==> flow/design.v <==
`timescale 1ns / 1ps
module FreqCounter(
	 input clock,
	 input reset,
	 input IPS_left,
     input IPS_mid,
     input IPS_right,
	 input signalleftred,
	 input signalleftblue,
	 input signalrightred,
	 input signalrightblue,	 
	 output right_red,
	 output left_red,
	 output left_forward,
     output left_backward,
     output right_forward,
     output right_backward,
	 output a, b, c, d, e, f, g,  
     output [3:0]an
    );
parameter countToR = 53711;  
parameter countToL = 53711;  
parameter Delay = 195313;  
reg [15:0] right_red_freq_count;
reg [15:0] left_red_freq_count;
reg [15:0] right_blue_freq_count;
reg [15:0] left_blue_freq_count;
reg [15:0] freq_outR;
reg [15:0] freqHold0R;
reg [15:0] freqHold1R;
reg [15:0] freqHold2R;
reg [15:0] freqHold3R;
reg [15:0] freqHold4R;
reg [15:0] freqHold5R;
reg [15:0] freqHold6R;
reg [15:0] freqHold7R;
reg [15:0] freqHold8R;
reg [15:0] freqHold9R;
reg [15:0] freqHold10R;
reg [15:0] freqHold11R;
reg [15:0] freqHold12R;
reg [15:0] freqHold13R;
reg [15:0] freqHold14R;
reg [15:0] freqHold15R;
reg [15:0] freq_outL;
reg [15:0] freqHold0L;
reg [15:0] freqHold1L;
reg [15:0] freqHold2L;
reg [15:0] freqHold3L;
reg [15:0] freqHold4L;
reg [15:0] freqHold5L;
reg [15:0] freqHold6L;
reg [15:0] freqHold7L;
reg [15:0] freqHold8L;
reg [15:0] freqHold9L;
reg [15:0] freqHold10L;
reg [15:0] freqHold11L;
reg [15:0] freqHold12L;
reg [15:0] freqHold13L;
reg [15:0] freqHold14L;
reg [15:0] freqHold15L;
reg temp_right_red;
reg temp_left_red;
reg [15:0] fcountR;
reg [15:0] fcountL;
reg [10:0] scounterR;
reg [10:0] scounterL;
reg [10:0] dcounter;
reg [10:0] swidthR;
reg [10:0] swidthL;
reg old_sig1;
reg old_sig2;
reg old_sig3;
reg old_sig4;
reg [4:0] debounce_sig1;
reg [4:0] debounce_sig2;
reg [4:0] debounce_sig3;
reg [4:0] debounce_sig4;
reg [2:0] avClkR;
reg [2:0] avClkL;
reg [18:0] freqTempR;
reg [18:0] freqTempL;
reg [3:0]temp_an;
reg [6:0]temp_sseg;
reg [9:0] mcounter;  
reg [9:0] mwidth;    
reg temp_left_forward;       
reg temp_left_backward;      
reg temp_right_forward;
reg temp_right_backward;
reg [2:0] state;
reg [17:0] servodelaycount;
reg incflag;
always @(posedge clock) begin
  if (reset) begin
	fcountR = 16'b0;
	fcountL = 16'b0;
	scounterR = 11'b0;
	scounterL = 11'b0;
	dcounter = 11'b0;
	old_sig1 = 1'b0;
	old_sig2 = 1'b0;
	old_sig3 = 1'b0;
	old_sig4 = 1'b0;
	freq_outR = 16'b0;
	freq_outL = 16'b0;
	right_red_freq_count = 16'b0;
	left_red_freq_count = 16'b0;
	right_blue_freq_count = 16'b0;
	left_blue_freq_count = 16'b0;
	avClkR = 3'b0;
	freqTempR <= 19'b0;
	freqHold0R = 16'b0;
	freqHold1R = 16'b0;
	freqHold2R = 16'b0;
	freqHold3R = 16'b0;
	freqHold4R = 16'b0;
	freqHold5R = 16'b0;
	freqHold6R = 16'b0;
	freqHold7R = 16'b0;
	freqHold8R = 16'b0;
	freqHold9R = 16'b0;
	freqHold10R = 16'b0;
	freqHold11R = 16'b0;
	freqHold12R = 16'b0;
	freqHold13R = 16'b0;
	freqHold14R = 16'b0;
	freqHold15R = 16'b0;
	avClkL = 3'b0;
	freqTempL <= 19'b0;
	freqHold0L = 16'b0;
	freqHold1L = 16'b0;
	freqHold2L = 16'b0;
	freqHold3L = 16'b0;
	freqHold4L = 16'b0;
	freqHold5L = 16'b0;
	freqHold6L = 16'b0;
	freqHold7L = 16'b0;
	freqHold8L = 16'b0;
	freqHold9L = 16'b0;
	freqHold10L = 16'b0;
	freqHold11L = 16'b0;
	freqHold12L = 16'b0;
	freqHold13L = 16'b0;
	freqHold14L = 16'b0;
	freqHold15L = 16'b0;
	debounce_sig1 = 5'b0;
	debounce_sig2 = 5'b0;
	debounce_sig3 = 5'b0;
	debounce_sig4 = 5'b0;
	temp_right_red <= 1'b0;
	temp_left_red <= 1'b0;
  end
  else begin
	fcountR = fcountR + 1;
	fcountL = fcountL + 1;
	scounterR = scounterR + 1;
	scounterL = scounterL + 1;
	dcounter = dcounter + 1;
	debounce_sig1[0] = signalleftred;
	debounce_sig2[0] = signalleftblue;
	debounce_sig3[0] = signalrightred;
	debounce_sig4[0] = signalrightblue;
	debounce_sig1 = debounce_sig1 << 1;
	debounce_sig2 = debounce_sig2 << 1;
	debounce_sig3 = debounce_sig3 << 1;
	debounce_sig4 = debounce_sig4 << 1;
	if ((&debounce_sig1) | (~&debounce_sig1))begin
		if ((signalleftred != old_sig1)) begin
			left_red_freq_count = left_red_freq_count +1;
		end
	end
	if ((&debounce_sig2) | (~&debounce_sig2))begin
        if ((signalleftblue != old_sig2)) begin
            left_blue_freq_count = left_blue_freq_count +1;
        end
    end	
	if ((&debounce_sig3) | (~&debounce_sig3))begin
        if ((signalrightred != old_sig3)) begin
            right_red_freq_count = right_red_freq_count +1;
        end
    end
	if ((&debounce_sig4) | (~&debounce_sig4))begin
        if ((signalrightblue != old_sig4)) begin
            right_blue_freq_count = right_blue_freq_count +1;
        end
    end        
	if (fcountR >= (countToR >> 4)) begin
		freq_outR = right_red_freq_count << 3; 
		freq_outR = right_blue_freq_count << 3; 
		fcountR = 0;
		right_red_freq_count = 0;		
		right_blue_freq_count = 0;
		avClkR = avClkR + 1;
	end
	case (avClkR)
            0 : freqHold0R = freq_outR;
            1 : freqHold1R = freq_outR;
            2 : freqHold2R = freq_outR;
            3 : freqHold3R = freq_outR;
            4 : freqHold4R = freq_outR;
            5 : freqHold5R = freq_outR;
            6 : freqHold6R = freq_outR;
            7 : begin
                    freqHold7R = freq_outR;
                    freqTempR <= freqHold0R + freqHold1R + freqHold2R + freqHold3R +freqHold4R + freqHold5R + freqHold6R + freqHold7R+freqHold8R + freqHold9R + freqHold10R + freqHold11R +freqHold12R + freqHold13R + freqHold14R + freqHold15R;
                 end
          default :;
      endcase
	if (fcountL >= (countToL >> 4)) begin		
		freq_outL = left_red_freq_count << 3; 
		freq_outL = left_blue_freq_count << 3; 
		fcountL = 0;		
		left_red_freq_count = 0;		
		left_blue_freq_count = 0;
		avClkL = avClkL + 1;
	end
    case (avClkL)
		0 : freqHold0L = freq_outL;
		1 : freqHold1L = freq_outL;
		2 : freqHold2L = freq_outL;
		3 : freqHold3L = freq_outL;
		4 : freqHold4L = freq_outL;
		5 : freqHold5L = freq_outL;
		6 : freqHold6L = freq_outL;
		7 : begin
				freqHold7L = freq_outL;
				freqTempL <= freqHold0L + freqHold1L + freqHold2L + freqHold3L +freqHold4L + freqHold5L + freqHold6L + freqHold7L + freqHold8L + freqHold9L + freqHold10L + freqHold11L +freqHold12L + freqHold13L + freqHold14L + freqHold15L;
			 end
		default :;
	endcase
	old_sig1 = signalleftred;
	old_sig2 = signalleftblue;
	old_sig3 = signalrightred;
	old_sig4 = signalrightblue;
	freqHold8R = freqHold0R;
	freqHold9R = freqHold1R;
	freqHold10R = freqHold2R;
	freqHold11R = freqHold3R;
	freqHold12R = freqHold4R;
	freqHold13R = freqHold5R;
	freqHold14R = freqHold6R;
	freqHold15R = freqHold7R;
    freqHold8L = freqHold0L;
    freqHold9L = freqHold1L;
    freqHold10L = freqHold2L;
    freqHold11L = freqHold3L;
    freqHold12L = freqHold4L;
    freqHold13L = freqHold5L;
    freqHold14L = freqHold6L;
    freqHold15L = freqHold7L;
    if (scounterR < swidthR) begin        
        temp_right_red <= 1;
    end
    else begin
        temp_right_red <= 0;
    end
    if (scounterL < swidthL) begin        
        temp_left_red <= 1;
    end
    else begin
        temp_left_red <= 0;
    end
  end
end
    always @ (posedge clock) begin
      if (reset) begin
        mcounter = 10'b0;
        temp_left_forward <= 1'b0;
        temp_left_backward <= 1'b0;
        temp_right_forward <= 1'b0;
        temp_right_backward <= 1'b0;
      end
      else begin
        mcounter = mcounter + 1;   
        if (IPS_left == 1 && IPS_mid == 1 && IPS_right == 0) begin              
            temp_left_backward <= 0;
            temp_right_forward <= 0;            
            if (mcounter < mwidth) begin
                temp_left_forward <= 1;
                temp_right_backward <= 1;
              end 
            else begin
                temp_left_forward <= 0;
                temp_right_backward <= 0;
              end            
        end
        if (IPS_left == 1 && IPS_mid == 0 && IPS_right == 1) begin              
            temp_left_backward <= 0;
            temp_right_backward <= 0;            
            if (mcounter < mwidth) begin
                temp_left_forward <= 1;
                temp_right_forward <= 1;
              end 
            else begin
                temp_left_forward <= 0;
                temp_right_forward <= 0;
              end            
        end
        if (IPS_left == 1 && IPS_mid == 0 && IPS_right == 0) begin              
            temp_left_backward <= 0;
            temp_right_forward <= 0;            
            temp_right_backward <= 0;
            if (mcounter < mwidth) begin
                temp_left_forward <= 1;                
              end 
            else begin
                temp_left_forward <= 0;                
              end            
        end 
        if (IPS_left == 0 && IPS_mid == 1 && IPS_right == 1) begin              
            temp_left_forward <= 0;
            temp_right_backward <= 0;            
            if (mcounter < mwidth) begin
                temp_left_backward <= 1;
                temp_right_forward <= 1;
              end 
            else begin
                temp_left_backward <= 0;
                temp_right_forward <= 0;
              end            
        end          
        if (IPS_left == 0 && IPS_mid == 0 && IPS_right == 1) begin              
            temp_left_forward <= 0;
            temp_left_backward <= 0;                        
            temp_right_backward <= 0;
            if (mcounter < mwidth) begin
                temp_right_forward <= 1;                
              end 
            else begin
                temp_right_forward <= 0;                
              end            
        end 
      end
    end
    always @ (*) begin
         if (IPS_left == 0 || IPS_mid == 0 || IPS_right == 0) begin   
             mwidth = 10'd1023;
         end
         else begin               
             mwidth = 10'd0;      
         end
       end
       always @(posedge clock) begin
          if (reset) begin
            swidthR <= 11'd220;
            swidthL <= 11'd59;
            state = 3'b000;
            servodelaycount = 18'b0;
            incflag = 1'b0;
          end
          else begin
            servodelaycount = servodelaycount + 1;
            case(state)
                3'b000: begin
                    incflag = 0;
                    if (((freqTempR >> 4) >= 250)) begin
                        state = 3'b100;
                    end
                    if (((freqTempL >> 4) >= 250)) begin
                        state = 3'b101;
                    end
                end    
                3'b001: begin 
                    if (incflag == 0) begin
                        swidthR <= swidthR - 11'd54;
                        incflag = 1;
                    end
                    if (servodelaycount>=Delay)begin
                        swidthL <= swidthL + 11'd54;
                        state = 3'b011;
                    end
                end
                3'b010: begin
                    if (incflag == 0) begin
                        swidthL <= swidthL + 11'd54;
                        incflag = 1;
                    end
                    if (servodelaycount>=Delay)begin
                        swidthR <= swidthR - 11'd54;
                        state = 3'b011;
                    end
                end
                3'b011: begin
                    servodelaycount = 0;
                    state = 3'b000;
                end 
                3'b100: begin
                    servodelaycount = 0;
                    state = 3'b001;
                end  
                3'b101: begin
                    servodelaycount = 0;
                    state = 3'b010;
                end           
           endcase
          end
       end
always @ (*) begin      
     case(dcounter[10:9])               
               2'b00 :   
                begin                 
                 temp_an = 4'b1110;
                  if (((freqTempR >> 4) >= 250) || ((freqTempL >> 4) >= 250)) begin
                    temp_sseg = 7'b1000110;   
                  end
                  else begin
                    temp_sseg = 7'b1111111;   
                  end
                end
              2'b01:   
                begin
                temp_an = 4'b1101;
                    if ((((freqTempR >> 4) < 250) &&  ((freqTempR >> 4) > 25)) || (((freqTempL >> 4) < 250) && ((freqTempL >> 4) > 25))) begin
                        temp_sseg = 7'b0001110;  
                    end 
                    else begin
                        temp_sseg = 7'b1111111;  
                    end
                end 
               2'b10:   
                begin
                 temp_an = 4'b1011;
                 temp_sseg = 7'b1111111;    
                end
               2'b11:   
                begin
                 temp_an = 4'b0111;                 
                 temp_sseg = 7'b1111111;   
                end
    endcase
end
  assign right_red = temp_right_red;
  assign left_red = temp_left_red;
  assign an = temp_an;
  assign {g, f, e, d, c, b, a} = temp_sseg;
  assign left_forward = temp_left_forward;
  assign left_backward = temp_left_backward;
  assign right_forward = temp_right_forward;        
  assign right_backward = temp_right_backward;
endmodule
Wiki page: FreqCounter / tool data

From RTL to reports: FreqCounter
Tool output for the design above before and after an edit, in the order of the flow.
Lines under "original" count in the file above, lines under "edited" in the edited file.
"change": "edited" minus "original" as printed here.
Cell names lack the library's common part.
The mark -- stands for no value.
Inputs
  top: FreqCounter
  clock port: clock
  standard-cell library: sky130hd
  library corner: tt_025C_1v80

Diff
Unified diff, file above to edited file.
A script made this edit; it was not meant as an optimisation.
begin of diff
@@ -24,5 +24,5 @@
 reg [15:0] right_red_freq_count;
 reg [15:0] left_red_freq_count;
-reg [15:0] right_blue_freq_count;
+reg [14:0] right_blue_freq_count;
 reg [15:0] left_blue_freq_count;
 reg [15:0] freq_outR;
end of diff

Elaborated design
Yosys after proc, flatten, opt, wreduce and memory -nomap, before mapping. Memory bits, and registers merged into a memory's read port (data or address), are not among the register bits. Print and check cells are not counted.
Storage and ports
  register bits: original 491, edited 490, change -1
  bits in latches: original 0, edited 0, change 0
  RAM bits: original 0, edited 0, change 0
  ROM bits: original 0, edited 0, change 0
  clocked read ports x word width: original 0, edited 0, change 0
  memories kept: original 0, edited 0, change 0
  cells after elaboration: original 241, edited 241, change 0
Operators by class
  $add $sub $neg: original 43, edited 43, change 0
  multipliers: original 0, edited 0, change 0
  div/mod/pow operators: original 0, edited 0, change 0
  order comparisons: original 12, edited 12, change 0
  equal/unequal tests: original 30, edited 30, change 0
  shift operators: original 0, edited 0, change 0
  multiplexer cells: original 56, edited 56, change 0
  bitwise operators: original 3, edited 3, change 0
  reduce/logical cells: original 52, edited 52, change 0
Operators by type and width
  adder 16 x 1 -> 16 bit (second input constant): original 4, edited 3, change -1
  adder 15 x 1 -> 15 bit (second input constant): original 0, edited 1, change +1
  adder 19 x 16 -> 19 bit: original 24, edited 24, change 0
  two-way mux 16 bit: original 20, edited 20, change 0
  OR reduction 7 bit: original 16, edited 16, change 0
  two-way mux 1 bit: original 14, edited 14, change 0
  logical AND 1 bit: original 11, edited 11, change 0
  equality test 3 bit (second input constant): original 10, edited 10, change 0
  two-way mux 3 bit: original 7, edited 7, change 0
  equality test 3 x 2 -> 1 bit (second input constant): original 6, edited 6, change 0
  OR reduction 2 bit: original 5, edited 5, change 0
  logical OR 1 bit: original 4, edited 4, change 0
  two-way mux 11 bit: original 4, edited 4, change 0
  inequality test 2 bit (second input constant): original 4, edited 4, change 0
  adder 11 x 1 -> 11 bit (second input constant): original 3, edited 3, change 0
  equality test 3 x 1 -> 1 bit (second input constant): original 3, edited 3, change 0
  logical NOT 3 bit: original 3, edited 3, change 0
  NOT 1 bit: original 3, edited 3, change 0
  AND reduction 3 bit: original 3, edited 3, change 0
  adder 16 x 16 -> 17 bit: original 2, edited 2, change 0
  adder 17 x 16 -> 18 bit: original 2, edited 2, change 0
  adder 18 x 16 -> 19 bit: original 2, edited 2, change 0
  adder 3 x 1 -> 3 bit (second input constant): original 2, edited 2, change 0
  equality test 2 bit (second input constant): original 2, edited 2, change 0
  >= comparator 15 x 8 -> 1 bit (second input constant): original 2, edited 2, change 0
  >= comparator 16 x 12 -> 1 bit (second input constant): original 2, edited 2, change 0
  > comparator 15 x 5 -> 1 bit (second input constant): original 2, edited 2, change 0
  < comparator 11 bit: original 2, edited 2, change 0
The list need not be complete.

Logic depth
Longest topological path by Yosys (ltp), each cell counted once; first at word level (registers and memories cut), then after technology mapping (sequential cells cut; the memories' decode and read muxes count).
Depth
  depth after elaboration: original 15, edited 15, change 0
  ABC_AREA: original 0, edited 0
  gate-level depth with buffers: original 28, edited 27, change -1
  depth with buffers taken out: original 25, edited 26, change +1

Synthesis result
Source: synth_stat.txt of the flow (Yosys; design flattened, memories mapped). It holds for the ABC_AREA given above (unset counts as 0); a run with the other value may have another netlist.
Cells by type
  nand3_1: original 125, edited 309, change +184
  nand2_1: original 241, edited 93, change -148
  a21oi_1: original 123, edited 266, change +143
  o22ai_1: original 100, edited 3, change -97
  o221ai_1: original 0, edited 96, change +96
  nor2_1: original 276, edited 195, change -81
  mux2i_1: original 115, edited 61, change -54
  o21ai_0: original 45, edited 98, change +53
  clkbuf_1: original 85, edited 131, change +46
  o21ai_1: original 36, edited 18, change -18
  nor3_1: original 24, edited 42, change +18
  o21a_1: original 10, edited 28, change +18
  buf_1: original 4, edited 18, change +14
  a21o_1: original 8, edited 21, change +13
  nor4_1: original 8, edited 19, change +11
  nand3_2: original 0, edited 10, change +10
  and2_1: original 47, edited 56, change +9
  and3_1: original 50, edited 42, change -8
The list need not be complete.
Synthesis totals
  cell count: original 2767, edited 2956, change +189
  synthesis area (sq um): original 26018.7, edited 27341.2, change +1322.5
  flip-flops: original 476, edited 476, change 0
  buffers: original 135, edited 192, change +57

Path before layout
Path of least setup slack by OpenSTA after synthesis, without wires, with an ideal clock, recovery checks aside; 20% of the period is set as input and as output delay. Where synthesis merged equal registers, the netlist keeps one of their names.
Path after synthesis
  kind: original input to register, edited input to register
  from: original input signalrightblue, edited input signalrightblue
  to: original register freqTempR[18], edited register freqTempR[17]
  period (ps): original 10000, edited 10000, change 0
  external input delay (ps): original 2000, edited 2000, change 0
  setup time (ps): original 126, edited 116, change -10
  time at the first pin (ps): original 2000, edited 2000, change 0
  arrival (ps): original 7056, edited 6819, change -237
  data required time (ps): original 9874, edited 9884, change +10
  setup slack (ps): original 2818, edited 3064, change +246
  delay of the path (ps): original 5182, edited 4935, change -247
  driving pins on the path: original 22, edited 20, change -2
  path buffers: original 0, edited 0, change 0
  synthesis period reached (ps): original 7182, edited 6936, change -246
"delay of the path" = arrival - input delay + setup time.
"driving pins on the path" counts driving pins, that of a launching flip-flop among them; a cell with two outputs on the path counts twice.
"synthesis period reached" is the clock period less the worst setup slack; recovery checks do not enter. This is arithmetic on one report: input and output delays are still those of the set period (20% each).
The rows between start and end are the longest chain of elaborated cells between them; the timing report does not say that the signal goes this way. Where chains are equally long, one stands for them.
A line is the first line of the expression or statement that the cell stems from. Yosys adds cells for indexed reads and writes and turns some case tables into memories.
Between the ends, after synthesis, original
  cell sequence: xor2_1 nand4_1 nor2b_1 nand2_1 xor2_1 o21ai_1 o21ai_1 inv_2 fa_1 inv_1 fa_1 fa_1 fa_1 inv_1 ha_1 a21o_1 o31ai_1 o31ai_1 a2111o_1 a31oi_1 xnor2_1 a21oi_1
  cells in the longest elaborated chain: 13
  elaborated cells on any way between the ends: 13
  classes of those cells: add/sub: 9; eq/ne: 1; mux: 3
Ends and longest elaborated chain, after synthesis, original
  start: declaration: line 11  | input signalrightblue,
  inequality test 1 bit: line 184  | if ((signalrightblue != old_sig4)) begin
  two-way mux 13 bit: line 184
  two-way mux 16 bit: line 188  | if (fcountR >= (countToR >> 4)) begin
  two-way mux 16 bit: line 95  | if (reset) begin
  adder 19 x 16 -> 19 bit x9: line 206  | freqTempR <= freqHold0R + freqHold1R + freqHold2R + freqHold3R +freqHold4R + freqHold5R + freqHold6R + freqHol ...
  end: assignment: line 112  | freqTempR <= 19'b0;
  end: assignment: line 206
  end: declaration: line 81  | reg [18:0] freqTempR;
Between the ends, after synthesis, edited
  cell sequence: xor2_1 nand2_1 xor2_1 o21ai_1 o21a_1 fa_1 inv_1 fa_1 fa_1 fa_1 inv_1 ha_1 nor2b_1 o31a_1 o41ai_1 a211o_1 nand3b_1 a21oi_1 xnor2_1 a31o_2
  cells in the longest elaborated chain: 13
  elaborated cells on any way between the ends: 13
  classes of those cells: add/sub: 9; eq/ne: 1; mux: 3
Ends and longest elaborated chain, after synthesis, edited
  start: declaration: line 11  | input signalrightblue,
  inequality test 1 bit: line 184  | if ((signalrightblue != old_sig4)) begin
  two-way mux 13 bit: line 184
  two-way mux 16 bit: line 188  | if (fcountR >= (countToR >> 4)) begin
  two-way mux 16 bit: line 95  | if (reset) begin
  adder 19 x 16 -> 19 bit x9: line 206  | freqTempR <= freqHold0R + freqHold1R + freqHold2R + freqHold3R +freqHold4R + freqHold5R + freqHold6R + freqHol ...
  end: assignment: line 112  | freqTempR <= 19'b0;
  end: assignment: line 206
  end: declaration: line 81  | reg [18:0] freqTempR;

Timing after layout
From the final timing report of each run of pair 1: the path of least setup slack in the routed layout; clock arrival at registers is part of the times.
The report prints the path's times to 10 ps; the period is as set.
Path after layout
  kind: original input to register, edited input to register
  from: original input signalleftblue, edited input signalrightblue
  to: original register freqTempL[18], edited register freqTempR[18]
  period (ps): original 10000, edited 10000, change 0
  external input delay (ps): original 2000, edited 2000, change 0
  setup time (ps): original 120, edited 90, change -30
  time at the first pin (ps): original 2000, edited 2000, change 0
  arrival (ps): original 8430, edited 8530, change +100
  data required time (ps): original 10460, edited 10530, change +70
  setup slack (ps): original 2040, edited 2000, change -40
  driving pins on the path: original 22, edited 21, change -1
  path buffers: original 1, edited 1, change 0
The rows between start and end are the longest chain of elaborated cells between them; the timing report does not say that the signal goes this way. Where chains are equally long, one stands for them.
Between the ends, after layout, original
  cell sequence: clkdlybuf4s50_1 xor2_1 nand4_1 nor2_1 and3_1 xor2_1 mux2_2 fa_1 inv_1 fa_1 fa_1 fa_1 inv_1 ha_1 a21o_1 a31oi_1 o21ai_0 a41oi_1 o21ai_0 a31oi_1 xnor2_1 a21oi_1
  cells in the longest elaborated chain: 13
  elaborated cells on any way between the ends: 13
  classes of those cells: add/sub: 9; eq/ne: 1; mux: 3
Ends and longest elaborated chain, after layout, original
  start: declaration: line 9  | input signalleftblue,
  inequality test 1 bit: line 174  | if ((signalleftblue != old_sig2)) begin
  two-way mux 13 bit: line 174
  two-way mux 16 bit: line 210  | if (fcountL >= (countToL >> 4)) begin
  two-way mux 16 bit: line 95  | if (reset) begin
  adder 19 x 16 -> 19 bit x9: line 228  | freqTempL <= freqHold0L + freqHold1L + freqHold2L + freqHold3L +freqHold4L + freqHold5L + freqHold6L + freqHol ...
  end: assignment: line 130  | freqTempL <= 19'b0;
  end: assignment: line 228
  end: declaration: line 82  | reg [18:0] freqTempL;
Between the ends, after layout, edited
  cell sequence: clkdlybuf4s50_1 xor2_1 nand4_1 nor2_1 xnor2_1 o21ai_1 o21a_1 fa_1 inv_1 fa_1 fa_1 fa_1 inv_1 ha_1 nand2_1 a211oi_1 o2111ai_1 a31oi_1 a31oi_1 xnor2_1 a211oi_1
  cells in the longest elaborated chain: 13
  elaborated cells on any way between the ends: 13
  classes of those cells: add/sub: 9; eq/ne: 1; mux: 3
Ends and longest elaborated chain, after layout, edited
  start: declaration: line 11  | input signalrightblue,
  inequality test 1 bit: line 184  | if ((signalrightblue != old_sig4)) begin
  two-way mux 13 bit: line 184
  two-way mux 16 bit: line 188  | if (fcountR >= (countToR >> 4)) begin
  two-way mux 16 bit: line 95  | if (reset) begin
  adder 19 x 16 -> 19 bit x9: line 206  | freqTempR <= freqHold0R + freqHold1R + freqHold2R + freqHold3R +freqHold4R + freqHold5R + freqHold6R + freqHol ...
  end: assignment: line 112  | freqTempR <= 19'b0;
  end: assignment: line 206
  end: declaration: line 81  | reg [18:0] freqTempR;

Layout results
Both versions went through the flow (Yosys, OpenROAD) with the same settings in each pair. Constraints: input delay and output delay 20% of the set period each, output load 0.01 pF.
Flow settings, pair 1
  CORE_UTILIZATION: 40
  period_ns: 10.0
  CAP_MARGIN: 20
  CORE_MARGIN: 2
  SLEW_MARGIN: 20
Measured results, pair 1
  chip area in the Yosys report (sq um): original 26018.7, edited 27341.2, change +1322.5
  total die area (sq um): original 67101.7, edited 70461.0, change +3359.3
  standard-cell area of the final layout (sq um): original 28666.2, edited 29942.5, change +1276.3
  worst setup slack after layout (ps): original 2036, edited 2001, change -35
  final setup TNS (ps): original 0, edited 0, change 0
  power consumption (mW): original 4.253, edited 4.398, change +0.145
  reached clock period (ps): original 7964, edited 7999, change +35
Flow settings, pair 2
  ABC_AREA: 0
  CAP_MARGIN: 40
  CELL_PAD_IN_SITES_DETAIL_PLACEMENT: 0
  CELL_PAD_IN_SITES_GLOBAL_PLACEMENT: 2
  CORE_UTILIZATION: 29
  CTS_CLUSTER_DIAMETER: 224
  GPL_TIMING_DRIVEN: 0
  PLACE_DENSITY: 0.77
  period_ns: 5.23
  CORE_MARGIN: 2
  SLEW_MARGIN: 20
Measured results, pair 2
  chip area in the Yosys report (sq um): original 26018.7, edited 27341.2, change +1322.5
  total die area (sq um): original 92130.5, edited 96752.1, change +4621.6
  standard-cell area of the final layout (sq um): original 31896.8, edited 33166.8, change +1270.0
  worst setup slack after layout (ps): original -1337, edited -950, change +387
  final setup TNS (ps): original -24826, edited -16368, change +8458
  power consumption (mW): original 8.953, edited 8.794, change -0.159
  reached clock period (ps): original 6567, edited 6180, change -387
"reached clock period" is the run's clock period less its worst setup slack. It is reckoned from that one timing run; input and output delays stay at 20% of the period that was set.
"power consumption" rests on the timing tool's default activity at the inputs, not on a simulated workload.
